==> flow/design.v <==
module spi_transactor (
    input wire clk,
    input wire rst_n,
    input wire spi_clk_rising,
    input wire spi_clk_falling,
    input wire start,
    input wire [7:0] tx_data,
    output reg [7:0] rx_data,
    output reg done,
    output wire active,
    output reg spi_mosi,
    input wire spi_miso
);
    reg [7:0] tx_shift;
    reg [7:0] rx_shift;
    reg [3:0] bit_cnt;
    reg busy;
    assign active = busy;
    always @(posedge clk or negedge rst_n) begin
        if (!rst_n) begin
            spi_mosi <= 1'b1;
            rx_data  <= 8'h00;
            tx_shift <= 8'h00;
            rx_shift <= 8'h00;
            bit_cnt  <= 4'd0;
            done     <= 1'b0;
            busy     <= 1'b0;
        end else begin
            done <= 1'b0;
            if (start && !busy) begin
                busy     <= 1'b1;
                tx_shift <= tx_data;
                rx_shift <= 8'h00;
                bit_cnt  <= 4'd0;
                spi_mosi <= tx_data[7];   
            end
            else if (busy) begin
                if (spi_clk_rising) begin
                    rx_shift <= {rx_shift[6:0], spi_miso};
                    bit_cnt  <= bit_cnt + 1'd1;
                end
                if (spi_clk_falling) begin
                    if (bit_cnt == 4'd8) begin
                        rx_data  <= rx_shift;
                        done     <= 1'b1;
                        busy     <= 1'b0;
                        spi_mosi <= 1'b1;
                    end else begin
                        tx_shift <= {tx_shift[6:0], 1'b0};
                        spi_mosi <= tx_shift[6];
                    end
                end
            end
        end
    end
endmodule
module SD_Controller (
    input  wire        clk,
    input  wire        rst_n,
    input  wire [511:0] write_data,
    input  wire        write_data_ready,
    output reg  [511:0] read_data,
    output reg         read_ready,
    output reg         ready,
    output wire        spi_clk,
    output wire        spi_cs_n,
    output wire        spi_mosi,
    input  wire        spi_miso
);
parameter CLK_DIV            = 5;
parameter POWERUP_CLK_CYCLES = 80;
parameter CMD_RETRY_MAX      = 2000;
parameter BLOCK_BYTES        = 64;
parameter READ_TIMEOUT       = 1024;
reg [3:0] clk_div_cnt;
reg       spi_clk_reg;
reg       spi_clk_rise_reg;
reg       spi_clk_fall_reg;
wire      spi_active;
assign    spi_clk = spi_clk_reg;
always @(posedge clk or negedge rst_n) begin
    if (!rst_n) begin
        clk_div_cnt       <= 4'd0;
        spi_clk_reg       <= 1'b0;
        spi_clk_rise_reg  <= 1'b0;
        spi_clk_fall_reg  <= 1'b0;
    end else begin
        spi_clk_rise_reg  <= 1'b0;
        spi_clk_fall_reg  <= 1'b0;
        if (!spi_active) begin
            clk_div_cnt       <= 4'd0;
            spi_clk_reg       <= 1'b0;
        end else if (clk_div_cnt == (CLK_DIV-1)) begin
            clk_div_cnt       <= 4'd0;
            spi_clk_reg       <= ~spi_clk_reg;
            if (~spi_clk_reg) spi_clk_rise_reg <= 1'b1;
            else              spi_clk_fall_reg <= 1'b1;
        end else begin
            clk_div_cnt <= clk_div_cnt + 1'd1;
        end
    end
end
reg        tx_start;
reg  [7:0] tx_data;
wire [7:0] rx_data;
wire       tx_done;
wire       spi_mosi_wire;
assign     spi_mosi = spi_mosi_wire;
spi_transactor u_spi (
    .clk            (clk),
    .rst_n          (rst_n),
    .spi_clk_rising (spi_clk_rise_reg),
    .spi_clk_falling(spi_clk_fall_reg),
    .start          (tx_start),
    .tx_data        (tx_data),
    .rx_data        (rx_data),
    .done           (tx_done),
    .active         (spi_active),
    .spi_mosi       (spi_mosi_wire),
    .spi_miso       (spi_miso)
);
reg spi_cs_n_reg;
assign spi_cs_n = spi_cs_n_reg;
localparam
    S_IDLE          = 8'd0,
    S_POWERUP       = 8'd1,
    S_CMD0          = 8'd2, S_CMD0_SEND = 8'd3, S_CMD0_WAIT = 8'd4,
    S_CMD8          = 8'd5, S_CMD8_SEND = 8'd6, S_CMD8_WAIT = 8'd7,
    S_CMD59         = 8'd8, S_CMD59_SEND = 8'd9, S_CMD59_WAIT = 8'd10,
    S_CMD55         = 8'd11, S_CMD55_SEND = 8'd12, S_CMD55_WAIT = 8'd13,
    S_ACMD41        = 8'd14, S_ACMD41_SEND = 8'd15, S_ACMD41_WAIT = 8'd16,
    S_CMD58         = 8'd17, S_CMD58_SEND = 8'd18, S_CMD58_WAIT = 8'd19,
    S_CMD16         = 8'd20, S_CMD16_SEND = 8'd21, S_CMD16_WAIT = 8'd22,
    S_READ_CMD      = 8'd23, S_READ_SEND = 8'd24, S_READ_WAIT = 8'd25,
    S_READ_TOKEN    = 8'd26,
    S_READ_DATA     = 8'd27,
    S_WRITE_WAIT    = 8'd28,
    S_WRITE_CMD     = 8'd29, S_WRITE_SEND = 8'd30, S_WRITE_RWAIT = 8'd31,
    S_WRITE_TOKEN   = 8'd32,
    S_WRITE_DATA    = 8'd33,
    S_WRITE_RESP    = 8'd34,
    S_WRITE_BUSY    = 8'd35,
    S_ERROR         = 8'd99;
reg [15:0] powerup_cnt;
reg [15:0] retry_cnt;
reg [15:0] byte_cnt;
reg  [6:0] block_idx;
reg [15:0] timeout;
reg        waiting;
reg        is_sd2;
reg  [7:0] r7_resp[0:4];
reg [31:0] block_addr;
wire [7:0] write_byte;
reg  [7:0] rx_byte;
reg        resp_valid;
reg  [3:0] resp_idx;
reg  [7:0] resp_retry_cnt;
reg [15:0] resp_timeout_cnt;
reg  [7:0] resp_mask;
reg  [7:0] resp_value;
reg  [3:0] resp_bytes_needed;
reg  [7:0] next_state_after_resp;
integer i;
assign write_byte = write_data[511 - 8*block_idx[5:0] -: 8];
always @(posedge clk or negedge rst_n) begin
    if (!rst_n) rx_byte <= 8'hFF;
    else if (tx_done) rx_byte <= rx_data;
end
reg [7:0] state;
always @(posedge clk or negedge rst_n) begin
    if (!rst_n) begin
        state            <= S_IDLE;
        spi_cs_n_reg     <= 1'b1;
        tx_start         <= 1'b0;
        ready            <= 1'b0;
        read_ready       <= 1'b0;
        powerup_cnt      <= 16'd0;
        retry_cnt        <= 16'd0;
        byte_cnt         <= 16'd0;
        block_idx        <= 7'd0;
        timeout          <= 16'd0;
        waiting          <= 1'b0;
        is_sd2           <= 1'b0;
        block_addr       <= 32'd0;
        read_data        <= 512'd0;
        resp_idx         <= 4'd0;
        resp_valid       <= 1'b0;
        resp_retry_cnt   <= 8'd0;
        resp_timeout_cnt <= 16'd0;
        for (i = 0; i < 5; i = i + 1) r7_resp[i] <= 8'd0;
    end else begin
        tx_start   <= 1'b0;
        read_ready <= 1'b0;
        resp_valid <= 1'b0;
        case (state)
            S_IDLE: begin
                ready        <= 1'b0;
                spi_cs_n_reg <= 1'b1;
                state        <= S_POWERUP;
            end
            S_POWERUP: begin
                spi_cs_n_reg <= 1'b1;
                if (powerup_cnt < POWERUP_CLK_CYCLES) begin
                    if (!waiting) begin
                        tx_data  <= 8'hFF;
                        tx_start <= 1'b1;
                        waiting  <= 1'b1;
                    end else if (tx_done) begin
                        waiting     <= 1'b0;
                        powerup_cnt <= powerup_cnt + 1'd1;
                    end
                end else begin
                    state <= S_CMD0;
                end
            end
            S_CMD0: begin
                spi_cs_n_reg <= 1'b0;
                byte_cnt     <= 16'd0;
                waiting      <= 1'b0;
                resp_retry_cnt <= 8'd0;
                resp_timeout_cnt <= 16'd0;
                state        <= S_CMD0_SEND;
            end
            S_CMD0_SEND: begin
                if (!waiting && byte_cnt < 6) begin
                    case (byte_cnt)
                        0: tx_data <= 8'h40;
                        1: tx_data <= 8'h00;
                        2: tx_data <= 8'h00;
                        3: tx_data <= 8'h00;
                        4: tx_data <= 8'h00;
                        5: tx_data <= 8'h95;
                    endcase
                    tx_start <= 1'b1;
                    waiting  <= 1'b1;
                    byte_cnt <= byte_cnt + 1'd1;
                end else if (tx_done && waiting) begin
                    waiting <= 1'b0;
                    if (byte_cnt == 6) begin
                        resp_mask          <= 8'hFF;
                        resp_value         <= 8'h01;
                        resp_bytes_needed  <= 4'd1;
                        next_state_after_resp <= S_CMD8;
                        state              <= S_CMD0_WAIT;
                    end
                end
            end
            S_CMD0_WAIT: begin
                if (!waiting) begin
                    tx_data  <= 8'hFF;
                    tx_start <= 1'b1;
                    waiting  <= 1'b1;
                    resp_timeout_cnt <= resp_timeout_cnt + 1'd1;
                end else if (tx_done) begin
                    waiting <= 1'b0;
                    if (rx_byte != 8'hFF) begin
                        resp_timeout_cnt <= 16'd0;
                        if ((rx_byte & resp_mask) == resp_value) begin
                            r7_resp[0] <= rx_byte;
                            state      <= next_state_after_resp;
                        end else resp_retry_cnt <= resp_retry_cnt + 1'd1;
                    end else if (resp_timeout_cnt > 16'd1000) begin
                        resp_retry_cnt <= resp_retry_cnt + 1'd1;
                    end
                    if (resp_retry_cnt >= 8'd10) begin
                        retry_cnt <= retry_cnt + 1'd1;
                        if (retry_cnt > CMD_RETRY_MAX) state <= S_ERROR;
                        else state <= S_CMD0;
                    end
                end
            end
            S_CMD8: begin
                spi_cs_n_reg <= 1'b0;
                byte_cnt     <= 16'd0;
                waiting      <= 1'b0;
                resp_retry_cnt <= 8'd0;
                resp_timeout_cnt <= 16'd0;
                state        <= S_CMD8_SEND;
            end
            S_CMD8_SEND: begin
                if (!waiting && byte_cnt < 6) begin
                    case (byte_cnt)
                        0: tx_data <= 8'h48;
                        1: tx_data <= 8'h00;
                        2: tx_data <= 8'h00;
                        3: tx_data <= 8'h01;
                        4: tx_data <= 8'hAA;
                        5: tx_data <= 8'h87;
                    endcase
                    tx_start <= 1'b1;
                    waiting  <= 1'b1;
                    byte_cnt <= byte_cnt + 1'd1;
                end else if (tx_done && waiting) begin
                    waiting <= 1'b0;
                    if (byte_cnt == 6) begin
                        resp_mask          <= 8'hFF;
                        resp_value         <= 8'h01;
                        resp_bytes_needed  <= 4'd5;
                        next_state_after_resp <= S_CMD59;
                        resp_idx           <= 4'd0;
                        state              <= S_CMD8_WAIT;
                    end
                end
            end
            S_CMD8_WAIT: begin
                if (!waiting) begin
                    tx_data  <= 8'hFF;
                    tx_start <= 1'b1;
                    waiting  <= 1'b1;
                    resp_timeout_cnt <= resp_timeout_cnt + 1'd1;
                end else if (tx_done) begin
                    waiting <= 1'b0;
                    if (rx_byte != 8'hFF) begin
                        resp_timeout_cnt <= 16'd0;
                        if ((rx_byte & resp_mask) == resp_value) begin
                            r7_resp[resp_idx] <= rx_byte;
                            if (resp_idx == resp_bytes_needed-1) begin
                                if (r7_resp[0]==8'h01 && r7_resp[3]==8'h01 && r7_resp[4]==8'hAA)
                                    is_sd2 <= 1'b1;
                                state <= next_state_after_resp;
                            end else begin
                                resp_idx <= resp_idx + 1'd1;
                            end
                        end else resp_retry_cnt <= resp_retry_cnt + 1'd1;
                    end else if (resp_timeout_cnt > 16'd1000) begin
                        resp_retry_cnt <= resp_retry_cnt + 1'd1;
                    end
                    if (resp_retry_cnt >= 8'd10) begin
                        retry_cnt <= retry_cnt + 1'd1;
                        if (retry_cnt > CMD_RETRY_MAX) state <= S_ERROR;
                        else state <= S_CMD0;
                    end
                end
            end
            S_CMD59: begin
                spi_cs_n_reg <= 1'b0;
                byte_cnt     <= 16'd0;
                waiting      <= 1'b0;
                state        <= S_CMD59_SEND;
            end
            S_CMD59_SEND: begin
                if (!waiting && byte_cnt < 6) begin
                    case (byte_cnt)
                        0: tx_data <= 8'h7B;
                        1: tx_data <= 8'h00;
                        2: tx_data <= 8'h00;
                        3: tx_data <= 8'h00;
                        4: tx_data <= 8'h00;
                        5: tx_data <= 8'h01;
                    endcase
                    tx_start <= 1'b1;
                    waiting  <= 1'b1;
                    byte_cnt <= byte_cnt + 1'd1;
                end else if (tx_done && waiting) begin
                    waiting <= 1'b0;
                    if (byte_cnt == 6) begin
                        resp_mask          <= 8'hFF;
                        resp_value         <= 8'h00;
                        resp_bytes_needed  <= 4'd1;
                        next_state_after_resp <= S_CMD55;
                        state              <= S_CMD59_WAIT;
                    end
                end
            end
            S_CMD59_WAIT: begin
                if (!waiting) begin
                    tx_data  <= 8'hFF;
                    tx_start <= 1'b1;
                    waiting  <= 1'b1;
                    resp_timeout_cnt <= resp_timeout_cnt + 1'd1;
                end else if (tx_done) begin
                    waiting <= 1'b0;
                    if (rx_byte != 8'hFF) begin
                        resp_timeout_cnt <= 16'd0;
                        if ((rx_byte & resp_mask) == resp_value) begin
                            state <= next_state_after_resp;
                        end else resp_retry_cnt <= resp_retry_cnt + 1'd1;
                    end else if (resp_timeout_cnt > 16'd1000) begin
                        resp_retry_cnt <= resp_retry_cnt + 1'd1;
                    end
                    if (resp_retry_cnt >= 8'd10) begin
                        retry_cnt <= retry_cnt + 1'd1;
                        if (retry_cnt > CMD_RETRY_MAX) state <= S_ERROR;
                        else state <= S_CMD0;
                    end
                end
            end
            S_CMD55: begin
                spi_cs_n_reg <= 1'b0;
                byte_cnt     <= 16'd0;
                waiting      <= 1'b0;
                state        <= S_CMD55_SEND;
            end
            S_CMD55_SEND: begin
                if (!waiting && byte_cnt < 6) begin
                    case (byte_cnt)
                        0: tx_data <= 8'h77;
                        1: tx_data <= 8'h00;
                        2: tx_data <= 8'h00;
                        3: tx_data <= 8'h00;
                        4: tx_data <= 8'h00;
                        5: tx_data <= 8'h65;
                    endcase
                    tx_start <= 1'b1;
                    waiting  <= 1'b1;
                    byte_cnt <= byte_cnt + 1'd1;
                end else if (tx_done && waiting) begin
                    waiting <= 1'b0;
                    if (byte_cnt == 6) begin
                        resp_mask          <= 8'hFF;
                        resp_value         <= 8'h01;
                        resp_bytes_needed  <= 4'd1;
                        next_state_after_resp <= S_ACMD41;
                        state              <= S_CMD55_WAIT;
                    end
                end
            end
            S_CMD55_WAIT: begin
                if (!waiting) begin
                    tx_data  <= 8'hFF;
                    tx_start <= 1'b1;
                    waiting  <= 1'b1;
                    resp_timeout_cnt <= resp_timeout_cnt + 1'd1;
                end else if (tx_done) begin
                    waiting <= 1'b0;
                    if (rx_byte != 8'hFF) begin
                        resp_timeout_cnt <= 16'd0;
                        if ((rx_byte & resp_mask) == resp_value) begin
                            state <= next_state_after_resp;
                        end else resp_retry_cnt <= resp_retry_cnt + 1'd1;
                    end else if (resp_timeout_cnt > 16'd1000) begin
                        resp_retry_cnt <= resp_retry_cnt + 1'd1;
                    end
                    if (resp_retry_cnt >= 8'd10) begin
                        retry_cnt <= retry_cnt + 1'd1;
                        if (retry_cnt > CMD_RETRY_MAX) state <= S_ERROR;
                        else state <= S_CMD0;
                    end
                end
            end
            S_ACMD41: begin
                spi_cs_n_reg <= 1'b0;
                byte_cnt     <= 16'd0;
                waiting      <= 1'b0;
                retry_cnt    <= retry_cnt + 1'd1;
                if (retry_cnt > CMD_RETRY_MAX) state <= S_ERROR;
                else state <= S_ACMD41_SEND;
            end
            S_ACMD41_SEND: begin
                if (!waiting && byte_cnt < 6) begin
                    case (byte_cnt)
                        0: tx_data <= 8'h69;
                        1: tx_data <= is_sd2 ? 8'h40 : 8'h00;
                        2: tx_data <= 8'h00;
                        3: tx_data <= 8'h00;
                        4: tx_data <= 8'h00;
                        5: tx_data <= 8'h01;
                    endcase
                    tx_start <= 1'b1;
                    waiting  <= 1'b1;
                    byte_cnt <= byte_cnt + 1'd1;
                end else if (tx_done && waiting) begin
                    waiting <= 1'b0;
                    if (byte_cnt == 6) begin
                        resp_mask          <= 8'hFF;
                        resp_value         <= 8'h00;
                        resp_bytes_needed  <= 4'd1;
                        next_state_after_resp <= S_CMD58;
                        state              <= S_ACMD41_WAIT;
                    end
                end
            end
            S_ACMD41_WAIT: begin
                if (!waiting) begin
                    tx_data  <= 8'hFF;
                    tx_start <= 1'b1;
                    waiting  <= 1'b1;
                    resp_timeout_cnt <= resp_timeout_cnt + 1'd1;
                end else if (tx_done) begin
                    waiting <= 1'b0;
                    if (rx_byte != 8'hFF) begin
                        resp_timeout_cnt <= 16'd0;
                        if ((rx_byte & resp_mask) == resp_value) begin
                            state <= next_state_after_resp;
                        end else resp_retry_cnt <= resp_retry_cnt + 1'd1;
                    end else if (resp_timeout_cnt > 16'd1000) begin
                        resp_retry_cnt <= resp_retry_cnt + 1'd1;
                    end
                    if (resp_retry_cnt >= 8'd10) begin
                        retry_cnt <= retry_cnt + 1'd1;
                        if (retry_cnt > CMD_RETRY_MAX) state <= S_ERROR;
                        else state <= S_CMD0;
                    end
                end
            end
            S_CMD58: begin
                spi_cs_n_reg <= 1'b0;
                byte_cnt     <= 16'd0;
                waiting      <= 1'b0;
                state        <= S_CMD58_SEND;
            end
            S_CMD58_SEND: begin
                if (!waiting && byte_cnt < 6) begin
                    case (byte_cnt)
                        0: tx_data <= 8'h7A;
                        1: tx_data <= 8'h00;
                        2: tx_data <= 8'h00;
                        3: tx_data <= 8'h00;
                        4: tx_data <= 8'h00;
                        5: tx_data <= 8'hFF;
                    endcase
                    tx_start <= 1'b1;
                    waiting  <= 1'b1;
                    byte_cnt <= byte_cnt + 1'd1;
                end else if (tx_done && waiting) begin
                    waiting <= 1'b0;
                    if (byte_cnt == 6) begin
                        resp_mask          <= 8'hFF;
                        resp_value         <= 8'h00;
                        resp_bytes_needed  <= 4'd5;
                        next_state_after_resp <= S_CMD16;
                        resp_idx           <= 4'd0;
                        state              <= S_CMD58_WAIT;
                    end
                end
            end
            S_CMD58_WAIT: begin
                if (!waiting) begin
                    tx_data  <= 8'hFF;
                    tx_start <= 1'b1;
                    waiting  <= 1'b1;
                    resp_timeout_cnt <= resp_timeout_cnt + 1'd1;
                end else if (tx_done) begin
                    waiting <= 1'b0;
                    if (rx_byte != 8'hFF) begin
                        resp_timeout_cnt <= 16'd0;
                        if ((rx_byte & resp_mask) == resp_value) begin
                            r7_resp[resp_idx] <= rx_byte;
                            if (resp_idx == resp_bytes_needed-1) state <= next_state_after_resp;
                            else resp_idx <= resp_idx + 1'd1;
                        end else resp_retry_cnt <= resp_retry_cnt + 1'd1;
                    end else if (resp_timeout_cnt > 16'd1000) begin
                        resp_retry_cnt <= resp_retry_cnt + 1'd1;
                    end
                    if (resp_retry_cnt >= 8'd10) begin
                        retry_cnt <= retry_cnt + 1'd1;
                        if (retry_cnt > CMD_RETRY_MAX) state <= S_ERROR;
                        else state <= S_CMD0;
                    end
                end
            end
            S_CMD16: begin
                spi_cs_n_reg <= 1'b0;
                byte_cnt     <= 16'd0;
                waiting      <= 1'b0;
                state        <= S_CMD16_SEND;
            end
            S_CMD16_SEND: begin
                if (!waiting && byte_cnt < 6) begin
                    case (byte_cnt)
                        0: tx_data <= 8'h50;
                        1: tx_data <= 8'h00;
                        2: tx_data <= 8'h00;
                        3: tx_data <= 8'h00;
                        4: tx_data <= 8'h40;    
                        5: tx_data <= 8'hFF;
                    endcase
                    tx_start <= 1'b1;
                    waiting  <= 1'b1;
                    byte_cnt <= byte_cnt + 1'd1;
                end else if (tx_done && waiting) begin
                    waiting <= 1'b0;
                    if (byte_cnt == 6) begin
                        resp_mask          <= 8'hFF;
                        resp_value         <= 8'h00;
                        resp_bytes_needed  <= 4'd1;
                        next_state_after_resp <= S_READ_CMD;
                        state              <= S_CMD16_WAIT;
                    end
                end
            end
            S_CMD16_WAIT: begin
                if (!waiting) begin
                    tx_data  <= 8'hFF;
                    tx_start <= 1'b1;
                    waiting  <= 1'b1;
                    resp_timeout_cnt <= resp_timeout_cnt + 1'd1;
                end else if (tx_done) begin
                    waiting <= 1'b0;
                    if (rx_byte != 8'hFF) begin
                        resp_timeout_cnt <= 16'd0;
                        if ((rx_byte & resp_mask) == resp_value) begin
                            state <= next_state_after_resp;
                        end else resp_retry_cnt <= resp_retry_cnt + 1'd1;
                    end else if (resp_timeout_cnt > 16'd1000) begin
                        resp_retry_cnt <= resp_retry_cnt + 1'd1;
                    end
                    if (resp_retry_cnt >= 8'd10) begin
                        retry_cnt <= retry_cnt + 1'd1;
                        if (retry_cnt > CMD_RETRY_MAX) state <= S_ERROR;
                        else state <= S_CMD0;
                    end
                end
            end
            S_READ_CMD: begin
                spi_cs_n_reg <= 1'b0;
                byte_cnt     <= 16'd0;
                block_idx    <= 7'd0;
                timeout      <= 16'd0;
                read_data    <= 512'd0;
                waiting      <= 1'b0;
                state        <= S_READ_SEND;
            end
            S_READ_SEND: begin
                if (!waiting && byte_cnt < 6) begin
                    case (byte_cnt)
                        0: tx_data <= 8'h51;
                        1: tx_data <= block_addr[23:16];
                        2: tx_data <= block_addr[15:8];
                        3: tx_data <= block_addr[7:0];
                        4: tx_data <= 8'h00;
                        5: tx_data <= 8'h01;
                    endcase
                    tx_start <= 1'b1;
                    waiting  <= 1'b1;
                    byte_cnt <= byte_cnt + 1'd1;
                end else if (tx_done && waiting) begin
                    waiting <= 1'b0;
                    if (byte_cnt == 6) begin
                        resp_mask          <= 8'hFF;
                        resp_value         <= 8'h00;
                        resp_bytes_needed  <= 4'd1;
                        next_state_after_resp <= S_READ_TOKEN;
                        state              <= S_READ_WAIT;
                    end
                end
            end
            S_READ_WAIT: begin
                if (!waiting) begin
                    tx_data  <= 8'hFF;
                    tx_start <= 1'b1;
                    waiting  <= 1'b1;
                    resp_timeout_cnt <= resp_timeout_cnt + 1'd1;
                end else if (tx_done) begin
                    waiting <= 1'b0;
                    if (rx_byte != 8'hFF) begin
                        resp_timeout_cnt <= 16'd0;
                        if ((rx_byte & resp_mask) == resp_value) begin
                            state <= next_state_after_resp;
                        end else resp_retry_cnt <= resp_retry_cnt + 1'd1;
                    end else if (resp_timeout_cnt > 16'd1000) begin
                        resp_retry_cnt <= resp_retry_cnt + 1'd1;
                    end
                    if (resp_retry_cnt >= 8'd10) begin
                        retry_cnt <= retry_cnt + 1'd1;
                        if (retry_cnt > CMD_RETRY_MAX) state <= S_ERROR;
                        else state <= S_CMD0;
                    end
                end
            end
            S_READ_TOKEN: begin
                if (!waiting) begin
                    tx_data  <= 8'hFF;
                    tx_start <= 1'b1;
                    waiting  <= 1'b1;
                end else if (tx_done) begin
                    waiting <= 1'b0;
                    if (rx_byte == 8'hFE) begin
                        block_idx <= 7'd0;
                        state     <= S_READ_DATA;
                    end else begin
                        timeout <= timeout + 1'd1;
                        if (timeout > READ_TIMEOUT) state <= S_ERROR;
                    end
                end
            end
            S_READ_DATA: begin
                if (!waiting) begin
                    tx_data  <= 8'hFF;
                    tx_start <= 1'b1;
                    waiting  <= 1'b1;
                end else if (tx_done) begin
                    waiting <= 1'b0;
                    read_data[511 - 8*block_idx -: 8] <= rx_byte;
                    if (block_idx == 7'd63) state <= S_WRITE_WAIT;
                    else block_idx <= block_idx + 1'd1;
                end
            end
            S_WRITE_WAIT: begin
                ready <= 1'b1;
                if (write_data_ready) begin
                    ready        <= 1'b0;
                    spi_cs_n_reg <= 1'b0;
                    byte_cnt     <= 16'd0;
                    block_idx    <= 7'd0;
                    waiting      <= 1'b0;
                    state        <= S_WRITE_CMD;
                end
            end
            S_WRITE_CMD: begin
                state <= S_WRITE_SEND;
            end
            S_WRITE_SEND: begin
                if (!waiting && byte_cnt < 6) begin
                    case (byte_cnt)
                        0: tx_data <= 8'h58;
                        1: tx_data <= block_addr[23:16];
                        2: tx_data <= block_addr[15:8];
                        3: tx_data <= block_addr[7:0];
                        4: tx_data <= 8'h00;
                        5: tx_data <= 8'h01;
                    endcase
                    tx_start <= 1'b1;
                    waiting  <= 1'b1;
                    byte_cnt <= byte_cnt + 1'd1;
                end else if (tx_done && waiting) begin
                    waiting <= 1'b0;
                    if (byte_cnt == 6) begin
                        resp_mask          <= 8'hFF;
                        resp_value         <= 8'h00;
                        resp_bytes_needed  <= 4'd1;
                        next_state_after_resp <= S_WRITE_TOKEN;
                        state              <= S_WRITE_RWAIT;
                    end
                end
            end
            S_WRITE_RWAIT: begin
                if (!waiting) begin
                    tx_data  <= 8'hFF;
                    tx_start <= 1'b1;
                    waiting  <= 1'b1;
                    resp_timeout_cnt <= resp_timeout_cnt + 1'd1;
                end else if (tx_done) begin
                    waiting <= 1'b0;
                    if (rx_byte != 8'hFF) begin
                        resp_timeout_cnt <= 16'd0;
                        if ((rx_byte & resp_mask) == resp_value) begin
                            state <= next_state_after_resp;
                        end else resp_retry_cnt <= resp_retry_cnt + 1'd1;
                    end else if (resp_timeout_cnt > 16'd1000) begin
                        resp_retry_cnt <= resp_retry_cnt + 1'd1;
                    end
                    if (resp_retry_cnt >= 8'd10) begin
                        retry_cnt <= retry_cnt + 1'd1;
                        if (retry_cnt > CMD_RETRY_MAX) state <= S_ERROR;
                        else state <= S_CMD0;
                    end
                end
            end
            S_WRITE_TOKEN: begin
                if (!waiting) begin
                    tx_data  <= 8'hFE;
                    tx_start <= 1'b1;
                    waiting  <= 1'b1;
                end else if (tx_done) begin
                    waiting <= 1'b0;
                    state   <= S_WRITE_DATA;
                end
            end
            S_WRITE_DATA: begin
                if (!waiting) begin
                    tx_data  <= write_byte;
                    tx_start <= 1'b1;
                    waiting  <= 1'b1;
                end else if (tx_done) begin
                    waiting <= 1'b0;
                    if (block_idx == 7'd63) state <= S_WRITE_RESP;
                    else block_idx <= block_idx + 1'd1;
                end
            end
            S_WRITE_RESP: begin
                if (!waiting) begin
                    tx_data  <= 8'hFF;
                    tx_start <= 1'b1;
                    waiting  <= 1'b1;
                end else if (tx_done) begin
                    waiting <= 1'b0;
                    if ((rx_byte & 8'h1F) == 8'h05) state <= S_WRITE_BUSY;
                end
            end
            S_WRITE_BUSY: begin
                if (!waiting) begin
                    tx_data  <= 8'hFF;
                    tx_start <= 1'b1;
                    waiting  <= 1'b1;
                end else if (tx_done) begin
                    waiting <= 1'b0;
                    if (rx_byte == 8'hFF) begin
                        block_addr <= block_addr + 32'd64;
                        spi_cs_n_reg <= 1'b1;
                        read_ready   <= 1'b1;
                        state        <= S_READ_CMD;
                    end
                end
            end
            S_ERROR: begin
                ready        <= 1'b0;
                spi_cs_n_reg <= 1'b1;
            end
            default: state <= S_ERROR;
        endcase
    end
end
endmodule
module regfile_1024bit (
    input  wire         clk,        
    input  wire         rw,         
    input  wire         sel,        
    input  wire [511:0] data_in,    
    output reg  [511:0] data_out    
);
    reg [1023:0] regfile;
    always @(posedge clk) begin
        if (rw) begin
            if (sel) begin
                regfile[1023:512] <= data_in;   
            end else begin
                regfile[511:0]   <= data_in;    
	    end
        end else begin
            if (sel) begin
                data_out <= regfile[1023:512];  
            end else begin 
                data_out <= regfile[511:0];     
       	    end 
	end
    end
endmodule
module xorEncr (clk, rst, start, rw_flag, done,
sd_data_in, sd_data_out, sd_data_valid, sd_ready, 
reg_file_rw, reg_file_sel, reg_file_data_out);
    parameter DATA_WIDTH = 512; 
    parameter KEY_WIDTH = 512; 
    input wire clk;
    input wire rst;
    input wire start;  
    input wire rw_flag;  
    output wire done;  
    input wire [DATA_WIDTH-1:0] sd_data_in;  
    output reg [DATA_WIDTH-1:0] sd_data_out;  
    input wire sd_data_valid;  
    input wire sd_ready;  
    output reg reg_file_rw;  
    output reg reg_file_sel;  
    input wire [KEY_WIDTH-1:0] reg_file_data_out;  
    localparam IDLE            = 4'b0000;
    localparam READ_DATA       = 4'b0001;
    localparam READ_KEY        = 4'b0010;
    localparam WAIT_KEY        = 4'b0011;
    localparam ENCRYPT         = 4'b0100;
    localparam WRITE_ENCRYPTED = 4'b0101;
    localparam READ_ENCRYPTED  = 4'b0110;
    localparam DECRYPT         = 4'b0111;
    localparam WRITE_DECRYPTED = 4'b1000;
    localparam DONE_STATE      = 4'b1001;
    reg [3:0] state, next_state;
    reg [DATA_WIDTH-1:0] data_buffer;       
    reg [KEY_WIDTH-1:0] key_buffer;         
    reg [DATA_WIDTH-1:0] result_buffer;     
    assign done = (state == DONE_STATE);   
    always @(posedge clk) begin
        if (rst) begin
            state <= IDLE;
            data_buffer <= {DATA_WIDTH{1'b0}};
            key_buffer <= {KEY_WIDTH{1'b0}};
            result_buffer <= {DATA_WIDTH{1'b0}};
        end else begin
            state <= next_state;
            case (state)
                READ_DATA: begin
                    if (sd_data_valid)
                        data_buffer <= sd_data_in;   
                end
                READ_ENCRYPTED: begin
                    if (sd_data_valid)
                        data_buffer <= sd_data_in;   
                end
                WAIT_KEY: begin
                    key_buffer <= reg_file_data_out;   
                end
                ENCRYPT: begin
                    result_buffer <= data_buffer ^ key_buffer;   
                end
                DECRYPT: begin
                    result_buffer <= data_buffer ^ key_buffer;   
                end
            endcase
        end
    end
    always @(*) begin
        next_state = state;
        sd_data_out = result_buffer;
        reg_file_rw = 1'b0;
        reg_file_sel = 1'b0;
        case (state)
            IDLE: begin
                if (start) begin
                    if (rw_flag == 1'b1)
                        next_state = READ_DATA;       
                    else
                        next_state = READ_ENCRYPTED;  
                end
            end
            READ_DATA: begin
                if (sd_data_valid)
                    next_state = READ_KEY;
            end
            READ_KEY: begin
                reg_file_rw = 1'b0;    
                reg_file_sel = 1'b0;   
                next_state = WAIT_KEY;
            end
            WAIT_KEY: begin
                next_state = ENCRYPT;
            end
            ENCRYPT: begin
                next_state = WRITE_ENCRYPTED;
            end
            WRITE_ENCRYPTED: begin
                sd_data_out = result_buffer;   
                if (sd_ready)
                    next_state = DONE_STATE;
            end
            READ_ENCRYPTED: begin
                if (sd_data_valid)
                    next_state = READ_KEY;
            end
            DECRYPT: begin
                next_state = WRITE_DECRYPTED;
            end
            WRITE_DECRYPTED: begin
                sd_data_out = result_buffer;   
                if (sd_ready)
                    next_state = DONE_STATE;
            end
            DONE_STATE: begin
                next_state = IDLE;
            end
            default: begin
                next_state = IDLE;
            end
        endcase
    end
endmodule
module sd_encr_device (
    input wire clk,                     
    input wire rst,                     
    input wire start,                   
    input wire rw_flag,                 
    output wire done,                   
    output wire sd_clk,
    output wire sd_cs_n,
    output wire sd_mosi,
    input  wire sd_miso,
    input wire key_rw,                  
    input wire key_sel,                 
    input wire [511:0] key_data_in,     
    output wire [511:0] key_data_out    
);
    wire sd_ready;
    wire sd_read_ready;
    wire sd_write_data_ready;
    wire [511:0] sd_data_in;
    wire [511:0] sd_data_out;
    reg xor_start;
    wire xor_done;
    wire [511:0] xor_sd_data_in;
    wire xor_sd_data_valid;
    wire xor_sd_ready;
    wire [511:0] xor_sd_data_out;
    wire reg_file_rw;
    wire reg_file_sel;
    wire [511:0] reg_file_data_out;
    reg sd_write_trigger;
    SD_Controller u_sd_controller (
        .clk              (clk),
        .rst_n            (~rst),
        .write_data       (sd_data_out),
        .write_data_ready (sd_write_data_ready),
        .read_data        (sd_data_in),
        .read_ready       (sd_read_ready),
        .ready            (sd_ready),
        .spi_clk          (sd_clk),
        .spi_cs_n         (sd_cs_n),
        .spi_mosi         (sd_mosi),
        .spi_miso         (sd_miso)
    );
    xorEncr #(
        .DATA_WIDTH(512),
        .KEY_WIDTH(512)
    ) u_xor_encr (
        .clk              (clk),
        .rst              (rst),
        .start            (xor_start),
        .rw_flag          (rw_flag),
        .done             (xor_done),
        .sd_data_in       (xor_sd_data_in),
        .sd_data_out      (xor_sd_data_out),
        .sd_data_valid    (xor_sd_data_valid),
        .sd_ready         (xor_sd_ready),
        .reg_file_rw      (reg_file_rw),
        .reg_file_sel     (reg_file_sel),
        .reg_file_data_out(reg_file_data_out)
    );
    regfile_1024bit u_regfile (
        .clk        (clk),
        .rw         (key_rw | reg_file_rw),         
        .sel        (key_sel & ~reg_file_rw),       
        .data_in    (key_data_in),
        .data_out   (key_data_out)
    );
    assign reg_file_data_out = key_data_out;
    localparam T_IDLE        = 3'd0;
    localparam T_WAIT_SD     = 3'd1;
    localparam T_TRIGGER_XOR = 3'd2;
    localparam T_WAIT_XOR    = 3'd3;
    localparam T_TRIGGER_SD  = 3'd4;
    localparam T_DONE        = 3'd5;
    reg [2:0] top_state, top_next;
    always @(posedge clk or posedge rst) begin
        if (rst)
            top_state <= T_IDLE;
        else
            top_state <= top_next;
    end
    always @(*) begin
        top_next = top_state;
        xor_start = 1'b0;
        sd_write_trigger = 1'b0;
        case (top_state)
            T_IDLE: begin
                if (start && sd_ready) begin
                    top_next = T_WAIT_SD;
                end
            end
            T_WAIT_SD: begin
                if (rw_flag) begin  
                    if (sd_ready)
                        top_next = T_TRIGGER_XOR;
                end else begin 
                    top_next = T_TRIGGER_XOR;
                end
            end
            T_TRIGGER_XOR: begin
                xor_start = 1'b1;
                top_next = T_WAIT_XOR;
            end
            T_WAIT_XOR: begin
                if (xor_done) begin
                    if (rw_flag)  
                        top_next = T_TRIGGER_SD;
                    else         
                        top_next = T_TRIGGER_SD;
                end
            end
            T_TRIGGER_SD: begin
                sd_write_trigger = 1'b1;
                if (sd_ready)
                    top_next = T_DONE;
            end
            T_DONE: begin
                top_next = T_IDLE;
            end
            default: top_next = T_IDLE;
        endcase
    end
    assign xor_sd_data_in    = sd_data_in;
    assign xor_sd_data_valid = sd_ready;
    assign xor_sd_ready      = sd_ready;
    assign sd_data_out       = xor_sd_data_out;
    assign sd_write_data_ready = sd_write_trigger;
    assign done = (top_state == T_DONE);
endmodule
### Reports on sd_encr_device

What the tools print for sd_encr_device, step after step.
Lines are those of the file above, counted from 1.
Cell names lack the library's common part.
A cell with n/a has no value.

| design | value |
|---|---|
| top | sd_encr_device |
| clock input | clk |
| cell library | sky130hd |
| timing corner | tt_025C_1v80 |

### Elaborated design

Source: Yosys, flattened and elaborated. Widths are those after wreduce. Registers that Yosys merges into a memory's read port (data or address) are not register bits. Print and check cells do not count.

| bit counts | value |
|---|---|
| bits in registers | 3,840 |
| output and inout bits | 516 |
| cells after elaboration | 619 |

| operators by class | value |
|---|---|
| add/sub/neg operators | 19 |
| order comparisons | 6 |
| eq/ne operators | 194 |
| shifts and indexed selects | 3 |
| muxes and demuxes | 259 |
| bitwise gates (word level) | 10 |
| reductions and logical operators | 84 |

Operators with widths:

| operator | number |
|---|---|
| two-way mux 512 bit | 5 |
| two-way mux 8 bit | 137 |
| parallel mux 512 bit (select 2 bit) | 1 |
| variable part select 512 x 32 -> 8 bit | 1 |
| AND 512 bit | 1 |
| OR 512 bit | 1 |
| XOR 512 bit | 1 |
| NOT 512 bit | 1 |
| variable shift 8 x 33 -> 512 bit | 1 |
| variable shift 8 x 33 -> 512 bit with constant A | 1 |
| parallel mux 8 bit (select 30 bit) | 1 |
| two-way mux 16 bit | 11 |
| != test 2 x 1 -> 1 bit with constant B | 73 |
| == test 8 x 5 -> 1 bit with constant B | 16 |
| parallel mux 8 bit (select 13 bit) | 1 |
| two-way mux 7 bit | 14 |
| parallel mux 8 bit (select 6 bit) | 2 |
| parallel mux 16 bit (select 2 bit) | 3 |
| parallel mux 8 bit (select 3 bit) | 4 |
| two-way mux 4 bit | 22 |
| adder 16 x 1 -> 16 bit with constant B | 5 |
| parallel mux 8 bit (select 9 bit) | 1 |
| adder 32 x 1 -> 32 bit with constant B | 2 |
| subtractor 32 x 4 -> 32 bit with constant B | 2 |
| == test 8 x 4 -> 1 bit with constant B | 8 |
| parallel mux 8 bit (select 4 bit) | 2 |
| != test 2 bit with constant B | 30 |
| AND reduction 56 bit | 1 |

Not listed: further kinds 91, cells in them 227.

### Logic depth

Yosys ltp: most cells in a row. Word level: on the elaborated netlist, between registers, memories and ports. Mapped: between sequential cells and ports; inverters and the memories' decode and read muxes count.

| depth | value |
|---|---|
| depth after elaboration | 11 |
| ABC_AREA | 1 |
| mapped depth | 20 |
| gate-level depth less buffers | 20 |

### Synthesis result

Yosys stat after the flow's synthesis: flattened, memories mapped to cells. It holds for the ABC_AREA given above (unset counts as 0); a run with the other value may have another netlist.

| synthesis totals | value |
|---|---|
| standard cells after synthesis | 16,131 |
| mapped area | 154,917.3 sq um |
| mapped flip-flops | 3,815 |

Cell types:

| cell | number | total area (sq um) |
|---|---|---|
| edfxtp_1 | 1,551 | 4.66E+04 |
| dfxtp_1 | 1,548 | 3.1E+04 |
| dfrtp_1 | 705 | 1.76E+04 |
| nor2_1 | 2,897 | 1.09E+04 |
| nand2_1 | 2,882 | 1.08E+04 |
| o21ai_0 | 1,903 | 9.52E+03 |
| mux2_2 | 512 | 5,765.53 |
| xor2_1 | 564 | 4.94E+03 |
| inv_1 | 965 | 3.62E+03 |
| clkbuf_1 | 801 | 3.01E+03 |
| nand3_1 | 462 | 2.31E+03 |
| a21oi_1 | 433 | 2.17E+03 |
| nand4_1 | 247 | 1.55E+03 |
| buf_2 | 109 | 545.523 |
| nand4_4 | 25 | 531.76 |
| o221ai_1 | 47 | 411.645 |
| ha_1 | 30 | 375.36 |
| o2111ai_1 | 34 | 297.786 |

Other cell types: 46; their cells: 416.

### Worst setup path after synthesis

OpenSTA on the mapped netlist: ideal clock, no wires. The path of least setup slack (recovery checks aside). Input and output delay are each 20% of the period. Register names are those of the netlist, which keeps one name where synthesis merged equal registers.

| path post-synthesis | value |
|---|---|
| path kind | input -> register |
| start point | input port key_rw |
| end point | register u_regfile.regfile[0] |
| clock period | 10.0 ns |
| input delay | 2.000 ns |
| library setup time | 7.973 ns |
| launch time at the first pin | 2.000 ns |
| data arrival time | 74.331 ns |
| slack | -72.305 ns |
| path delay | 80.304 ns |
| stages | 2 |
| path buffers | 0 |
| synthesis period reached | 82.305 ns |

"path delay" = arrival - input delay + setup time.
"stages": output pins that drive a net of the path, with the launching flip-flop's if there is one; two outputs of one cell count as two.
"synthesis period reached" = period - worst setup slack (recovery checks aside). The figure is calculated, with input and output delays left at 20% of the set period.
The rows between start and end are the longest chain of elaborated cells between them; the timing report does not say that the signal goes this way. Where chains are equally long, one stands for them.
A line is the first line of the expression or statement that the cell stems from. Yosys adds cells for indexed reads and writes and turns some case tables into memories.

| on the way, post-synthesis | value |
|---|---|
| cell sequence | inv_1 -> nor2_1 |
| cells in the longest elaborated chain | 1 |
| elaborated cells between the ends (all ways) | 1 |
| RTL lines with such cells | 0 |
| those cells by class | reduce/logical (1) |

Ends and longest elaborated chain, post-synthesis:

| element | RTL line | RTL |
|---|---|---|
| start: declaration | 955 | `input wire key_rw,` |
| AND reduction 2 bit | n/a |  |
| end: assignment | 818 | `regfile[511:0]   <= data_in;` |
| end: declaration | 812 | `reg [1023:0] regfile;` |

### Path in the finished layout

Path of least setup slack in the final report of run 2 (OpenROAD, finished layout, wires in). Where an end is a register, its clock arrival counts in the times.

| path after layout | value |
|---|---|
| path kind | register -> register |
| start point | register u_sd_controller.block_idx[1] |
| end point | register u_sd_controller.read_data[87] |
| clock period | 12.3 ns |
| library setup time | 0.06 ns |
| launch time at the first pin | 1.05 ns |
| data arrival time | 6.48 ns |
| slack | 6.77 ns |
| stages | 21 |
| path buffers | 2 |

The rows between start and end are the longest chain of elaborated cells between them; the timing report does not say that the signal goes this way. Where chains are equally long, one stands for them.
At most two assigning lines are given for a register; there are more.
Lines with a computed index may be missing from the assigning lines.

| on the way, after layout | value |
|---|---|
| cell sequence | dfrtp_4 -> buf_4 -> nand2_8 -> nor2_8 -> nand2_2 -> inv_1 -> ha_1 -> inv_2 -> nand2_1 -> nand2_1 -> nand3_1 -> nor2_2 -> nand3_2 -> inv_2 -> nand2_2 -> nor3_4 -> buf_4 -> nand4_1 -> nand2_1 -> nand2_1 -> nand2_1 |
| cells in the longest elaborated chain | 11 |
| elaborated cells between the ends (all ways) | 12 |
| RTL lines with such cells | 4 |
| those cells by class | add/sub (4); shift (2); mux (3); logic (3) |

Ends and longest elaborated chain, after layout:

| element | RTL line | RTL |
|---|---|---|
| start: declaration | 147 | `reg  [6:0] block_idx;` |
| start: assignment | 686 | `else block_idx <= block_idx + 1'd1;` |
| start: assignment | 768 | `else block_idx <= block_idx + 1'd1;` |
| subtractor 9 x 10 -> 11 bit | 684 | `read_data[511 - 8*block_idx -: 8] <= rx_byte;` |
| adder 32 x 1 -> 32 bit | 684 |  |
| subtractor 32 x 4 -> 32 bit | 684 |  |
| negator 32 -> 33 bit | 684 |  |
| variable shift 8 x 33 -> 512 bit | 684 |  |
| NOT 512 bit | 684 |  |
| AND 512 bit | 684 |  |
| OR 512 bit | 684 |  |
| two-way mux 512 bit | 682 | `end else if (tx_done) begin` |
| two-way mux 512 bit | 678 | `if (!waiting) begin` |
| parallel mux 512 bit (select 2 bit) | 195 | `case (state)` |
| end: assignment | 185 | `read_data        <= 512'd0;` |
| end: assignment | 610 | `read_data    <= 512'd0;` |
| end: declaration | 62 | `output reg  [511:0] read_data,` |

Ticket comment

sd_encr_device through Yosys and OpenROAD on sky130hd: 3 stored runs, unordered, with their settings and measured results. The constraints put input and output delay at 20% of the set period each and load the outputs with 0.01 pF.
By "clock period achieved" is meant the clock period of the run minus its worst setup slack. This is arithmetic on one report: input and output delays are still those of the set period (20% each).
"allowed time less slack (worst setup path)": the worst setup path's part of the clock period (all of it between registers, 20% less for each end at a port) less its slack. A launch clock that arrives late makes it longer, a capture clock that arrives late makes it shorter.

#### Run 1

| setting | value |
|---|---|
| ABC_AREA | `0` |
| CAP_MARGIN | `20` |
| CELL_PAD_IN_SITES_GLOBAL_PLACEMENT | `1` |
| CORE_ASPECT_RATIO | `1.81` |
| CORE_MARGIN | `8` |
| CORE_UTILIZATION | `25` |
| CTS_CLUSTER_DIAMETER | `332` |
| CTS_CLUSTER_SIZE | `77` |
| GPL_TIMING_DRIVEN | `0` |
| HOLD_SLACK_MARGIN | `0.08` |
| MIN_ROUTING_LAYER | `met2` |
| PLACE_DENSITY | `0.44` |
| SETUP_SLACK_MARGIN | `-1.19` |
| TNS_END_PERCENT | `15` |
| period_ns | `12.4` |
| SLEW_MARGIN | `20` |

Incomplete, routing halted on GRT-0232.

#### Run 2

| setting | value |
|---|---|
| ABC_AREA | `1` |
| CAP_MARGIN | `30` |
| CELL_PAD_IN_SITES_DETAIL_PLACEMENT | `0` |
| CELL_PAD_IN_SITES_GLOBAL_PLACEMENT | `3` |
| CORE_UTILIZATION | `21` |
| CTS_CLUSTER_DIAMETER | `397` |
| GPL_TIMING_DRIVEN | `1` |
| MAX_ROUTING_LAYER | `met5` |
| PLACE_DENSITY_LB_ADDON | `0.24` |
| SLEW_MARGIN | `0` |
| period_ns | `12.3` |
| CORE_MARGIN | `2` |

| result | value |
|---|---|
| area of the synthesized netlist | 154,917.3 sq um |
| die outline area | 744,588.0 sq um |
| standard-cell area after routing | 191,875.0 sq um |
| setup slack of the critical path | 6.770 ns |
| total negative slack | 0.000 ns |
| worst-case hold slack | 0.371 ns |
| clock period achieved | 5.530 ns |
| allowed time less slack (worst setup path) | 5.53 ns |
| critical path type | register -> register |

#### Run 3

| setting | value |
|---|---|
| CAP_MARGIN | `40` |
| CELL_PAD_IN_SITES_DETAIL_PLACEMENT | `2` |
| CORE_UTILIZATION | `69` |
| CTS_CLUSTER_SIZE | `15` |
| GPL_TIMING_DRIVEN | `0` |
| MAX_ROUTING_LAYER | `met4` |
| MIN_ROUTING_LAYER | `met1` |
| PLACE_DENSITY_LB_ADDON | `0.17` |
| SLEW_MARGIN | `25` |
| TNS_END_PERCENT | `85` |
| period_ns | `10.0` |
| CORE_MARGIN | `2` |

Incomplete, placement halted on a tool error.
